==> flow/design.v <==
`timescale 1ns / 1ps
module mux(in0, in1, select, out);
    input wire select; 
    input wire [7:0] in0;
    input wire [7:0] in1;
    output reg[7:0] out;
    always @(*)
    begin
        if(select == 0)
        begin
            out <= in0;
        end
        else begin
            out <= in1;
        end
    end
endmodule
`timescale 1ns / 1ps
module mux32bit(in0, in1, select, out);
    input wire select; 
    input wire [31:0] in0;
    input wire [25:0] in1;
    output reg[31:0] out;
    always @(*)
    begin
        if(select == 0)
        begin
            out <= in0;
        end
        else begin
            out <= {{6{1'b0}},in1};
        end
    end
endmodule 
`timescale 1ns / 1ps
module mux64bit(in0, in1, select, out);
    input wire select; 
    input wire [63:0] in0;
    input wire [63:0] in1;
    output reg[63:0] out;
    always @(*)
    begin
        if(select == 0)
        begin
            out <= in0;
        end
        else begin
            out <= in1;
        end
    end
endmodule 
`timescale 1ns / 1ps
module control_unit(
    input [31:0] instruction,
    output reg 	     TypeDetect,  
    output reg       ALUSrc,     
    output reg       MemToReg,   
    output reg       MemToVecReg,  
    output reg       RegWriteEnable,   
    output reg       VecRegWriteEnable,  
    output reg       VecWrite,    
    output reg       MemWrite,   
    output reg       Branch,     
    output reg [5:0] ALUOp,      
    output reg       Jump        
);
wire [5:0] opcode;
assign opcode = instruction [31:26];
reg [15:0]  controlSignal;
always @(*)
begin
    case (opcode)
    6'b000000: controlSignal = 16'b0010010000000000;  
    6'b000001: controlSignal = 16'b0010010000000010;  
    6'b000010: controlSignal = 16'b0010010000000100;  
    6'b000100: controlSignal = 16'b0010010000001000;  
    6'b000101: controlSignal = 16'b0010010000001010;  
    6'b000110: controlSignal = 16'b0010010000001100;  
    6'b001000: controlSignal = 16'b0010010000010000;  
    6'b001001: controlSignal = 16'b0010010000010010;  
    6'b001010: controlSignal = 16'b0010010000010100;  
    6'b001011: controlSignal = 16'b0010010000010110;  
    6'b010000: controlSignal = 16'b0100000000100000;  
    6'b010001: controlSignal = 16'b0100000000100010;  
    6'b010010: controlSignal = 16'b0100000000100100;  
    6'b001101: controlSignal = 16'b0011010000000000;  
    6'b001110: controlSignal = 16'b0011010000001000;  
    6'b001111: controlSignal = 16'b0011010000001100;  
    6'b100011: controlSignal = 16'b0011000010010110;  
    6'b011111: controlSignal = 16'b0011000010010100;  
    6'b101101: controlSignal = 16'b1001000000000000;  
    6'b101110: controlSignal = 16'b0001000100000000;  
    6'b100101: controlSignal = 16'b0001100000000000;  
    6'b100110: controlSignal = 16'b0001001000000000;  
    6'b101000: controlSignal = 16'b0011010000010100;  
    6'b110000: controlSignal = 16'b0000000011100001;  
    6'b101100: controlSignal = 16'b0000001100000000;  
    6'b101111: controlSignal = 16'b1000100000000000;  
    default:   controlSignal = 16'b0000000000000000;  
    endcase
end
always @(*)
    begin
	MemToVecReg = controlSignal[15];
	VecRegWriteEnable = controlSignal[14];
	TypeDetect = controlSignal[13];
        ALUSrc   = controlSignal[12];
        MemToReg = controlSignal[11];
        RegWriteEnable = controlSignal[10];
        MemWrite = controlSignal[9];
        VecWrite  = controlSignal[8];
        Branch   = controlSignal[7];
        ALUOp    = controlSignal[6:1];
        Jump     = controlSignal[0];
    end
endmodule
`timescale 1ns / 1ps
module ProgramCounter(
    input clk,
    input reset,
    input zero,
    input branch,
    input jump,
    input [31:0] regAddress,
    output reg [31:0] pc 
);
    wire [31:0] pcPlus4;
    wire [1:0] pcControl;
    assign pcPlus4 = pc + 4;
    assign pcControl = (jump | (branch==1 & zero == 1)) ? 2'b01 : 2'b00;
    always @(posedge clk)
    begin
        if(reset == 1)
            pc <= 32'h00000000;
        else
        begin
            case(pcControl)
                2'b01: pc <= regAddress;                                                     
                default: pc <= pcPlus4;                                                      
            endcase
        end
    end
endmodule
`timescale 1ns / 1ps
module Register_File(
        clk,
        read_addr1,
        read_addr2,
        read_data1,
        read_data2,
        write_addr,
        write_data,
        write_enable
    );
input wire clk;
input wire [4:0]  read_addr1;
input wire [4:0]  read_addr2;
input wire [4:0]  write_addr;
input wire [7:0] write_data;
input wire        write_enable;
output reg [7:0] read_data1;
output reg [7:0] read_data2;
    reg [7:0] Register_File [30:0];  
always @(*)
    begin
    read_data1 = 8'b00000000;
    read_data2 = 8'b00000000;
    if (read_addr1 != 5'b11111) begin
        read_data1 = Register_File[read_addr1];
    end 
    if (read_addr2 != 5'b11111) begin
        read_data2 = Register_File[read_addr2]; 
    end
    end
always @(posedge(clk))
    begin
    if (write_enable) begin
        if (write_addr != 5'b11111) begin
            Register_File[write_addr] <= write_data;   
        end
    end
   end
endmodule
`timescale 1ns / 1ps
module VectorRegisterFile(
        clk,
        read_data1,
        read_data2,
	read_addr1,
	read_addr2,
        write_data,
	write_addr,
        write_enable
    );
input wire clk;
input wire [63:0] write_data;
input wire        write_enable;
input wire [4:0] write_addr;
input wire [4:0] read_addr1;
input wire [4:0] read_addr2;
output reg [63:0] read_data1;
output reg [63:0] read_data2;
reg [63:0] Register_File [2:0];  
always @(*)
    begin
     read_data1 = {64{1'b0}};
     read_data2 = {64{1'b0}};
     if (read_addr1 < 5'd3) begin
	    read_data1 = Register_File[read_addr1[1:0]];
    	end	
     if (read_addr2 < 5'd3) begin
    	read_data2 = Register_File[read_addr2[1:0]];	
    	end
end
always @(posedge(clk))
    begin
        if (write_enable) begin
    	    if (write_addr < 5'd3) begin
    	        Register_File[write_addr[1:0]] <= write_data;  
    	    end 
        end
    end
endmodule
`timescale 1ns / 1ps
module ALU(clk,a, b, alufn, enable, otp, zero, overflow);
    input wire clk;
    input wire [7:0] a;
    input wire [7:0] b;
    input wire [5:0] alufn;  
    input wire 	     enable;
    output reg [7:0] otp;
    output reg zero;  
    output reg overflow;
    always @(*)
    begin
	otp = {8{1'b0}};
	zero = 1'b0;
	overflow = 1'b0;
	if(enable) begin
        casex(alufn)
            6'b0000xx: begin
        if(alufn[1:0] == 2'b00)
            begin  
                otp = a + b;
                zero = (otp==0)?1:0;
                if ((a >= 0 && b >= 0 && otp < 0) || (a < 0 && b < 0 && otp >= 0))
                    overflow = 1;
                else
                    overflow = 0;
            end
        else if(alufn[1:0] == 2'b01)  
            begin
                otp = a-b;
                zero = (otp==0)?1:0;
                if ((a >= 0 && b < 0 && otp < 0) || (a < 0 && b >= 0 && otp > 0))
                    overflow = 1;
                else
                    overflow = 0;
            end
        else if (alufn[1:0] == 2'b10)  
            begin
                otp = a*b;
                zero = (otp==0)?1:0;
                overflow = 0;
            end
    end
            6'b0001xx: begin
        case (alufn[1:0])
        2'b00:  
            begin
                otp = a & b;
                overflow = 0;
                zero = (otp==0)?1:0;
            end
        2'b01:  
            begin
                otp = a | b;
                overflow = 0;
                zero = (otp==0)?1:0;
            end
        2'b10:   
                begin
                    otp = a ^ b;
                    overflow = 0;
                    zero = (otp==0)?1:0;
                end
        endcase
    end
            6'b0010xx: begin
        case(alufn[1:0])
        2'b00:  
            begin
                otp = a<<b;
                zero = (otp == 0)?1:0;
                overflow = 0;
            end
        2'b01:  
            begin
                otp = a>>b;
                zero = (otp == 0)?1:0;
                overflow = 0;
            end
        2'b10:  
            begin
                otp = (a<b)? 1:0;
                zero = (otp == 0 && a!=b)?1:0;
                overflow = 0;
            end
	2'b11:  
	    begin
		otp = (a==b)?1:0;
		zero = (otp==0)?1:0;
		overflow = 0;
	    end
        endcase
    end
            default:
            begin 
                otp = {8{1'b0}};
            end
        endcase
    end
    else begin
	otp = {8{1'b0}};
	end
end
endmodule
module VPU(
    input wire clk,
    input wire [63:0] a,
    input wire [63:0] b,
    input wire 	      enable,
    input wire [5:0] opCode,  
    output reg [63:0] out);
    reg [31:0] temp;
    always @(*) begin
	out = {64{1'b0}};
	temp = {32{1'b0}};
	if (enable) begin
	case(opCode)
	6'b010000: begin
	out[7:0] = a[7:0] + b[7:0];
	out[15:8] = a[15:8] + b[15:8];
	out[23:16] = a[23:16] + b[23:16];
	out[31:24] = a[31:24] + b[31:24];
	out[39:32] = a[39:32] + b[39:32];
	out[47:40] = a[47:40] + b[47:40];
	out[55:48] = a[55:48] + b[55:48];
	out[63:56] = a[63:56] + b[63:56];
	end
	6'b010001: begin
	out[7:0] = a[7:0] - b[7:0];
	out[15:8] = a[15:8] - b[15:8];
	out[23:16] = a[23:16] - b[23:16];
	out[31:24] = a[31:24] - b[31:24];
	out[39:32] = a[39:32] - b[39:32];
	out[47:40] = a[47:40] - b[47:40];
	out[55:48] = a[55:48] - b[55:48];
	out[63:56] = a[63:56] - b[63:56];
	end
	6'b010010: begin
	temp[15:0] = a[7:0]*b[7:0];
	temp[31:16] = temp[15:0];
	temp[15:0] = a[15:8]*b[15:8];
	temp[31:16] = temp[31:16] + temp[15:0];
	temp[15:0] = a[23:16]*b[23:16];
	temp[31:16] = temp[31:16] + temp[15:0];
	temp[15:0] = a[31:24]*b[31:24];
	temp[31:16] = temp[31:16] + temp[15:0];
	temp[15:0] = a[39:32]*b[39:32];
	temp[31:16] = temp[31:16] + temp[15:0];
	temp[15:0] = a[47:40]*b[47:40];
	temp[31:16] = temp[31:16] + temp[15:0];
	temp[15:0] = a[55:48]*b[55:48];
	temp[31:16] = temp[31:16] + temp[15:0];
	temp[15:0] = a[63:56]*b[63:56];
	temp[31:16] = temp[31:16] + temp[15:0];
	out[7:0] = temp[23:16];
	end
endcase
end
else begin
out = {64{1'b0}};
end
end
endmodule
`timescale 1ns / 1ps
module CPU( input clk,
	input rst,
	input wire [31:0] inst,
	input wire [63:0]	main_memory_input_data_path,
	output reg[63:0] main_memory_output_data_path,
	output wire[31:0] pc_inst_addr,
	output wire		Vector_Write_Access, 
	output wire		Memory_Write_Access,
	output wire		Load_Vector_Flag,
	output wire 		Load_Word_Flag,
	output wire[11:0]	Main_Memory_Address
	);
	wire[31:0]	instruction;
    	wire[31:0]	reg_data1;
	reg[31:0]	temp_reg_data1;
	wire[5:0]		Opcode;
	wire		Branch_Control;
	wire		Jump_Control;
	wire		Word_Reg_Write_Enable;
	wire		Vect_Reg_Write_Enable;
	wire		Vector_vs_Word;
	wire		Reg_Imm_Flag;
	wire[4:0]	destination_reg;
	wire[4:0] 	source_reg1;
	wire[4:0] 	source_reg2;
	wire[7:0] 	operand1;
	wire[7:0]	temp_operand2;
	wire[7:0] 	operand2;
	wire[7:0] 	alu_output_word;
	wire[7:0]	data_to_wordreg;
	wire[63:0] 	vect_operand1;
	wire[63:0]	vect_operand2;
	wire[63:0]	vpu_vec_output;
	wire[63:0]	data_to_vec_reg;
	wire 		zero;
	wire		overflow;
	wire[63:0] 	vector_output_memory;
	wire[7:0]	word_output_memory;
	wire[63:0]	vector_input_memory;
	wire[7:0]	word_input_memory;
	wire		Reg_Address_Read;
ProgramCounter prc(.clk(clk),
	.reset(rst),
	.zero(zero),
	.branch(Branch_Control),
	.jump(Jump_Control),
	.regAddress(reg_data1),
	.pc(pc_inst_addr)
);
assign instruction = inst;
control_unit control_signal(.instruction(instruction),
	.ALUOp(Opcode),
	.VecWrite(Vector_Write_Access),
	.MemWrite(Memory_Write_Access),
	.Branch(Branch_Control),
	.Jump(Jump_Control),
	.RegWriteEnable(Word_Reg_Write_Enable),
	.VecRegWriteEnable(Vect_Reg_Write_Enable),
	.MemToVecReg(Load_Vector_Flag),
	.MemToReg(Load_Word_Flag),
	.TypeDetect(Vector_vs_Word),
	.ALUSrc(Reg_Imm_Flag)
);
mux32bit RegAddselect(.select(Jump_Control),
	.in0(temp_reg_data1),
	.in1(instruction[25:0]),
	.out(reg_data1)
);
assign destination_reg = instruction[25:21];
assign source_reg1 = instruction[20:16];
assign source_reg2 = instruction[15:11];
assign word_output_memory = main_memory_input_data_path[7:0];
assign vector_output_memory = main_memory_input_data_path;
assign Reg_Address_Read = Load_Word_Flag & Load_Vector_Flag;
mux DataToReg(.select(Load_Word_Flag),
	.in0(alu_output_word),
	.in1(word_output_memory),
	.out(data_to_wordreg)
);
mux64bit VectToReg(.select(Load_Vector_Flag),
	.in0(vpu_vec_output),
	.in1(vector_output_memory),
	.out(data_to_vec_reg)
);
Register_File reg_value_retrival_And_Update(.clk(clk),
		.read_addr1(source_reg1),
		.read_addr2(source_reg2),
		.read_data1(operand1),
		.read_data2(temp_operand2),
		.write_addr(destination_reg),
		.write_data(data_to_wordreg),
		.write_enable(((Word_Reg_Write_Enable & !Vect_Reg_Write_Enable) | Load_Word_Flag) & !Reg_Address_Read)
);
mux decision_between_immediate_reg(.select(Reg_Imm_Flag),
	.in0(temp_operand2),
	.in1(instruction[15:8]),
	.out(operand2)
);
VectorRegisterFile vect_value_retrival_And_Update(.clk(clk),
		.read_addr1(source_reg1),
		.read_addr2(source_reg2),
		.read_data1(vect_operand1),
		.read_data2(vect_operand2),
		.write_addr(destination_reg),
		.write_data(data_to_vec_reg),
		.write_enable(((Vect_Reg_Write_Enable & !Word_Reg_Write_Enable) | Load_Vector_Flag) & !Reg_Address_Read)
);
ALU alu(.clk(clk),
	.a(operand1), 
	.b(operand2), 	
	.alufn(Opcode), 
	.enable(Vector_vs_Word), 
	.otp(alu_output_word), 
	.zero(zero), 
	.overflow(overflow)
);
VPU vpu(.clk(clk),
	.a(vect_operand1),
	.b(vect_operand2),
	.enable((!Vector_vs_Word) & (Vect_Reg_Write_Enable)),
	.opCode(Opcode),
	.out(vpu_vec_output)
);
assign vector_input_memory = vect_operand1;
assign word_input_memory = operand1;
always @(posedge clk) begin
	if (Load_Word_Flag & !Memory_Write_Access & Load_Vector_Flag & !Vector_Write_Access) begin
		temp_reg_data1 <= main_memory_input_data_path[31:0];
	end
end
always @(*) 
    begin
    main_memory_output_data_path = {64{1'b0}};
    if(!Load_Word_Flag & Memory_Write_Access & !Load_Vector_Flag & !Vector_Write_Access) begin
	main_memory_output_data_path[63:8] = 56'h00000000000000;
        main_memory_output_data_path[7:0] = word_input_memory;
    end 
    else if (!Load_Word_Flag & !Memory_Write_Access & !Load_Vector_Flag & Vector_Write_Access) begin
	main_memory_output_data_path = vector_input_memory;
    end
    else if ((!Load_Word_Flag & Memory_Write_Access & !Load_Vector_Flag & Vector_Write_Access)) begin
	main_memory_output_data_path[63:32] = 32'h00000000;
	main_memory_output_data_path[31:0] = pc_inst_addr;
	end
end
assign Main_Memory_Address = instruction[11:0];
endmodule
* From RTL to reports: CPU
Tool output for the design above, in the order of the flow. Line numbers count from 1 in the design file above. Operators: Yosys type, input widths -> output width; for muxes data width and select width s. A cell with - has no value.
Design: top module CPU, clock input clk, library sky130hd, corner tt_025C_1v80

* Elaborated design
Counts by Yosys on the flattened word-level netlist (proc, flatten, opt, wreduce; memories kept). Register bits leave out memories and registers merged into their read ports (data or address); mux counts leave out enables and synchronous resets folded into registers. Print and check cells are left out. Cells with the same type and inputs are merged into one. Yosys's memory passes give these memory sizes; they may raise the number of words (mostly to a power of two), join words into wider ones and drop unused or constant bits.
Bit counts: bits in writable memories 440, bits in latches 0, bits in registers 64, word-level cells 165, output and inout port bits 112, bits in read-only memories 1024, word width x clocked read ports 0, memory cells 3, input port bits 98
Memories:
- (name not given) | words 64, width 16, read ports 1, write ports 0, RTL line 72 | case (opcode)
- reg_value_retrival_And_Update.Register_File | words 31, width 8, read ports 2, write ports 1, RTL line 163 | reg [7:0] Register_File [30:0];
- vect_value_retrival_And_Update.Register_File | words 3, width 64, read ports 2, write ports 1, RTL line 203 | reg [63:0] Register_File [2:0];
Cells by class: reduce/logical cells 21, eq/ne operators 14, muxes and demuxes 61, bitwise logic cells 23, multipliers 9, shift operators 2, divide/modulo/power cells 0, magnitude comparators 4, add/subtract/negate cells 26
Operator list (count):
- $mul 8x8->8 | 9
- $mux 64 | 7
- $add 8x8->8 | 16
- $pmux 8 s2 | 7
- $mux 32 | 3
- $mux 8 | 11
- $logic_not 8->1 | 10
- $sub 8x8->8 | 9
- $pmux 8 s3 | 3
- $mux 56 | 1
- $add 32x3->32 const B | 1
- $pmux 8 s4 | 1
- $mux 1 | 21
- $eq 6x5->1 const B | 3
- $and 1x1->1 | 17
- $lt 5x2->1 const B | 3
- $ne 5x5->1 const B | 3
- $mux 5 | 2
- $logic_not 1->1 | 8
- $lt 8x8->1 | 1
- $eq 8x8->1 | 1
- $ne 8x8->1 | 1
- $and 8x8->8 | 1
- $or 8x8->8 | 1
- $xor 8x8->8 | 1
- $shl 8x8->8 | 1
- $shr 8x8->8 | 1
- $pmux 1 s3 | 2
Not listed: further kinds 10, cells in them 15.

* Logic depth
Yosys ltp: most cells in a row. Word level: on the elaborated netlist, between registers, memories and ports. Mapped: between sequential cells and ports; inverters and the memories' decode and read muxes count.
Depth: depth in word-level cells 16, ABC_AREA 0, gate-level depth with buffers 40, mapped depth without buffers 34

* Mapped cells and area
Yosys stat after the flow's synthesis: flattened, memories mapped to cells. It holds for the ABC_AREA given above (unset counts as 0); a run with the other value may have another netlist.
Synthesis totals: buffer cells 192, mapped area 39515.4 µm², mapped flip-flops 504, sequential area 14814.2 µm², cell count 3655
Cell types:
- sky130_fd_sc_hd__edfxtp_1 | count 472, total area 1.42E+04 µm²
- sky130_fd_sc_hd__fa_1 | count 172, total area 3.44E+03 µm²
- sky130_fd_sc_hd__ha_1 | count 246, total area 3.08E+03 µm²
- sky130_fd_sc_hd__mux4_2 | count 105, total area 2.36E+03 µm²
- sky130_fd_sc_hd__xnor2_1 | count 184, total area 1.61E+03 µm²
- sky130_fd_sc_hd__nor2_1 | count 375, total area 1407.6 µm²
- sky130_fd_sc_hd__nand2_1 | count 338, total area 1.27E+03 µm²
- sky130_fd_sc_hd__mux2i_1 | count 126, total area 1261.21 µm²
- sky130_fd_sc_hd__inv_1 | count 335, total area 1.26E+03 µm²
- sky130_fd_sc_hd__xor2_1 | count 92, total area 805.773 µm²
- sky130_fd_sc_hd__o21ai_0 | count 159, total area 795.763 µm²
- sky130_fd_sc_hd__mux2_2 | count 68, total area 765.734 µm²
- sky130_fd_sc_hd__o211ai_1 | count 93, total area 698.17 µm²
- sky130_fd_sc_hd__dfxtp_1 | count 32, total area 640.614 µm²
- sky130_fd_sc_hd__nand2b_1 | count 92, total area 575.552 µm²
- sky130_fd_sc_hd__a21oi_1 | count 89, total area 445.427 µm²
- sky130_fd_sc_hd__mux4_1 | count 14, total area 367.853 µm²
- sky130_fd_sc_hd__a21o_1 | count 45, total area 337.824 µm²
Other cell types: 64; their cells: 618. By module: a second synthesis without flattening, with its own total; a netlist apart from the flattened one above.
Unflattened totals: cells (unflattened synthesis) 3847, area (unflattened synthesis) 42246.8 µm²
Rows give one instance, submodules left out.
Modules:
- Register_File | area 11775.0 µm², cells 655, instances 1
- VPU | area 11775.0 µm², cells 1453, instances 1
- VectorRegisterFile | area 9848.2 µm², cells 726, instances 1
- ALU | area 3024.2 µm², cells 447, instances 1
- ProgramCounter | area 1779.2 µm², cells 228, instances 1
- CPU | area 1773.0 µm², cells 146, instances 1
- mux64bit | area 1077.3 µm², cells 71, instances 1
- mux32bit | area 483.0 µm², cells 36, instances 1
- control_unit | area 449.2 µm², cells 67, instances 1
- mux | area 131.4 µm², cells 9, instances 2

* Timing after synthesis
Path of least setup slack by OpenSTA after synthesis, without wires, with an ideal clock, recovery checks aside; 20% of the period is set as input and as output delay. Where synthesis merged equal registers, the netlist keeps one of their names.
Path post-synthesis: kind input -> register, from input inst[16], to memory vect_value_retrival_And_Update.Register_File[0][7], buffers on the path 6, period 12.0 ns, launch time at the first pin 2.400 ns, data arrival time 10.509 ns, setup slack 1.221 ns, path delay 8.379 ns, driving pins on the path 36, period reached after synthesis 10.779 ns
"path delay" = arrival - input delay + setup time. "driving pins on the path" counts driving pins, that of a launching flip-flop among them; a cell with two outputs on the path counts twice. "period reached after synthesis" = period - worst setup slack (recovery checks aside). The figure is calculated, with input and output delays left at 20% of the set period.
Between the ends, post-synthesis: path through sky130_fd_sc_hd__buf_6 -> sky130_fd_sc_hd__buf_6 -> sky130_fd_sc_hd__buf_6 -> sky130_fd_sc_hd__buf_4 -> sky130_fd_sc_hd__buf_4 -> sky130_fd_sc_hd__buf_6 -> sky130_fd_sc_hd__a211oi_1 -> sky130_fd_sc_hd__or3_1 -> sky130_fd_sc_hd__inv_1 -> sky130_fd_sc_hd__nand2b_1 -> sky130_fd_sc_hd__fa_1 -> sky130_fd_sc_hd__inv_1 -> sky130_fd_sc_hd__fa_1 -> sky130_fd_sc_hd__ha_1 -> sky130_fd_sc_hd__fa_1 -> sky130_fd_sc_hd__inv_1 -> sky130_fd_sc_hd__fa_1 -> sky130_fd_sc_hd__inv_1 -> sky130_fd_sc_hd__fa_1 -> sky130_fd_sc_hd__fa_1 -> sky130_fd_sc_hd__fa_1 -> sky130_fd_sc_hd__fa_1 -> sky130_fd_sc_hd__inv_1 -> sky130_fd_sc_hd__fa_1 -> sky130_fd_sc_hd__inv_1 -> sky130_fd_sc_hd__ha_1 -> sky130_fd_sc_hd__o21ai_0 -> sky130_fd_sc_hd__nand2b_1 -> sky130_fd_sc_hd__a21o_1 -> sky130_fd_sc_hd__a21oi_1 -> sky130_fd_sc_hd__xnor2_1 -> sky130_fd_sc_hd__xnor2_1 -> sky130_fd_sc_hd__xnor2_1 -> sky130_fd_sc_hd__xnor2_1 -> sky130_fd_sc_hd__xnor2_1 -> sky130_fd_sc_hd__o21ai_1
RTL lines, path post-synthesis:
- start, declared | RTL line 390 | input wire [31:0] inst,
- end, declared | RTL line 203 | reg [63:0] Register_File [2:0];
No chain of elaborated cells between the ends is given.

* Path in the finished layout
From the final timing report of flow run 1: the path of least setup slack in the routed layout; clock arrival at registers is part of the times.
Path after layout: kind input -> register, from input inst[19], to memory vect_value_retrival_And_Update.Register_File[0][7], period 16.3 ns, data arrival time 12.89 ns, driving pins on the path 31, setup slack 3.80 ns, buffers on the path 2, launch time at the first pin 3.26 ns
Between the ends, after layout: path through sky130_fd_sc_hd__clkdlybuf4s50_1 -> sky130_fd_sc_hd__inv_2 -> sky130_fd_sc_hd__nand2b_1 -> sky130_fd_sc_hd__buf_4 -> sky130_fd_sc_hd__nor3_2 -> sky130_fd_sc_hd__inv_2 -> sky130_fd_sc_hd__or2_2 -> sky130_fd_sc_hd__fa_1 -> sky130_fd_sc_hd__fa_1 -> sky130_fd_sc_hd__fa_1 -> sky130_fd_sc_hd__fa_1 -> sky130_fd_sc_hd__inv_1 -> sky130_fd_sc_hd__fa_1 -> sky130_fd_sc_hd__inv_1 -> sky130_fd_sc_hd__fa_1 -> sky130_fd_sc_hd__inv_1 -> sky130_fd_sc_hd__fa_1 -> sky130_fd_sc_hd__fa_1 -> sky130_fd_sc_hd__fa_1 -> sky130_fd_sc_hd__inv_1 -> sky130_fd_sc_hd__fa_1 -> sky130_fd_sc_hd__xnor2_1 -> sky130_fd_sc_hd__xnor2_1 -> sky130_fd_sc_hd__xnor2_1 -> sky130_fd_sc_hd__xnor2_1 -> sky130_fd_sc_hd__xnor2_1 -> sky130_fd_sc_hd__xnor2_1 -> sky130_fd_sc_hd__xnor2_1 -> sky130_fd_sc_hd__xnor2_1 -> sky130_fd_sc_hd__xnor2_1 -> sky130_fd_sc_hd__o21ai_1
RTL lines, path after layout:
- start, declared | RTL line 390 | input wire [31:0] inst,
- end, declared | RTL line 203 | reg [63:0] Register_File [2:0];
No chain of elaborated cells between the ends is given.

Measured results for CPU: 5 stored runs of the Yosys and OpenROAD flow on sky130hd. The settings differ; the order carries no meaning. The constraints put input and output delay at 20% of the set period each and load the outputs with 0.01 pF.
"reached clock period" is the run's clock period less its worst setup slack. It is reckoned from that one timing run; input and output delays stay at 20% of the period that was set.
By "time of the worst setup path" is meant the share of the clock period that the worst setup path is allowed (20% is reserved at inputs, 20% at outputs), minus its slack. Clock arrival times at its registers enter into it.
By "total power of the final layout" is meant OpenSTA's value without simulated activity: inputs other than the clock are taken to toggle once in ten clock periods, and the tool carries that through the logic.

* Flow run 1 | settings: CELL_PAD_IN_SITES_DETAIL_PLACEMENT 0; CORE_ASPECT_RATIO 0.54; CORE_UTILIZATION 32; CTS_CLUSTER_SIZE 33; HOLD_SLACK_MARGIN 0.24; PLACE_DENSITY_LB_ADDON 0.04; SETUP_SLACK_MARGIN 0.32; TNS_END_PERCENT 5; period_ns 16.3; CAP_MARGIN 20; CORE_MARGIN 2; SLEW_MARGIN 20 | results: reached clock period 12.500 ns; synthesis area 39515.4 µm²; smallest hold slack 0.506 ns; standard-cell area after routing 45443.6 µm²; total power of the final layout 0.003521 W; full die area 126447.0 µm²; utilization of the finished layout 37.2 %; time of the worst setup path 9.24 ns; worst setup path type input -> register; worst setup slack after layout 3.800 ns
* Flow run 2 | settings: ABC_AREA 1; CELL_PAD_IN_SITES_DETAIL_PLACEMENT 2; CORE_ASPECT_RATIO 1.41; GPL_ROUTABILITY_DRIVEN 0; MAX_ROUTING_LAYER met4; period_ns 12.0; CAP_MARGIN 20; CORE_MARGIN 2; CORE_UTILIZATION 40; SLEW_MARGIN 20 | stopped before the end: routing reported GRT-0116
* Flow run 3 | settings: CELL_PAD_IN_SITES_GLOBAL_PLACEMENT 2; CORE_ASPECT_RATIO 1.7; CORE_MARGIN 9; CORE_UTILIZATION 33; CTS_CLUSTER_SIZE 40; GPL_ROUTABILITY_DRIVEN 0; PLACE_DENSITY 0.43; SETUP_SLACK_MARGIN 1.68; period_ns 7.28; CAP_MARGIN 20; SLEW_MARGIN 20 | results: reached clock period 9.529 ns; synthesis area 39515.4 µm²; smallest hold slack 0.523 ns; standard-cell area after routing 52230.1 µm²; total power of the final layout 0.008397 W; full die area 132966.0 µm²; utilization of the finished layout 43.9 %; time of the worst setup path 8.07 ns; worst setup path type input -> register; worst setup slack after layout -2.249 ns
* Flow run 4 | settings: ABC_AREA 0; CELL_PAD_IN_SITES_DETAIL_PLACEMENT 2; CELL_PAD_IN_SITES_GLOBAL_PLACEMENT 3; CORE_ASPECT_RATIO 1.5; CORE_MARGIN 8; GPL_ROUTABILITY_DRIVEN 1; GPL_TIMING_DRIVEN 1; HOLD_SLACK_MARGIN 0.25; MAX_ROUTING_LAYER met5; MIN_ROUTING_LAYER met1; PLACE_DENSITY_LB_ADDON 0.27; SETUP_SLACK_MARGIN 3.34; TNS_END_PERCENT 65; period_ns 17.0; CAP_MARGIN 20; CORE_UTILIZATION 40; SLEW_MARGIN 20 | results: reached clock period 12.957 ns; synthesis area 39515.4 µm²; smallest hold slack 0.517 ns; standard-cell area after routing 44860.5 µm²; total power of the final layout 0.003382 W; full die area 109310.0 µm²; utilization of the finished layout 45.7 %; time of the worst setup path 9.56 ns; worst setup path type input -> register; worst setup slack after layout 4.043 ns
* Flow run 5 | settings: ABC_AREA 0; CAP_MARGIN 35; CELL_PAD_IN_SITES_DETAIL_PLACEMENT 2; CELL_PAD_IN_SITES_GLOBAL_PLACEMENT 2; CORE_ASPECT_RATIO 1.29; CORE_MARGIN 4; CORE_UTILIZATION 16; CTS_CLUSTER_SIZE 45; GPL_ROUTABILITY_DRIVEN 1; GPL_TIMING_DRIVEN 0; MIN_ROUTING_LAYER met1; PLACE_DENSITY_LB_ADDON 0.01; SETUP_SLACK_MARGIN 3.02; SLEW_MARGIN 15; TNS_END_PERCENT 90; period_ns 11.7 | results: reached clock period 10.711 ns; synthesis area 39515.4 µm²; smallest hold slack 0.571 ns; standard-cell area after routing 55610.8 µm²; total power of the final layout 0.005741 W; full die area 255051.0 µm²; utilization of the finished layout 22.7 %; time of the worst setup path 8.37 ns; worst setup path type input -> register; worst setup slack after layout 0.989 ns
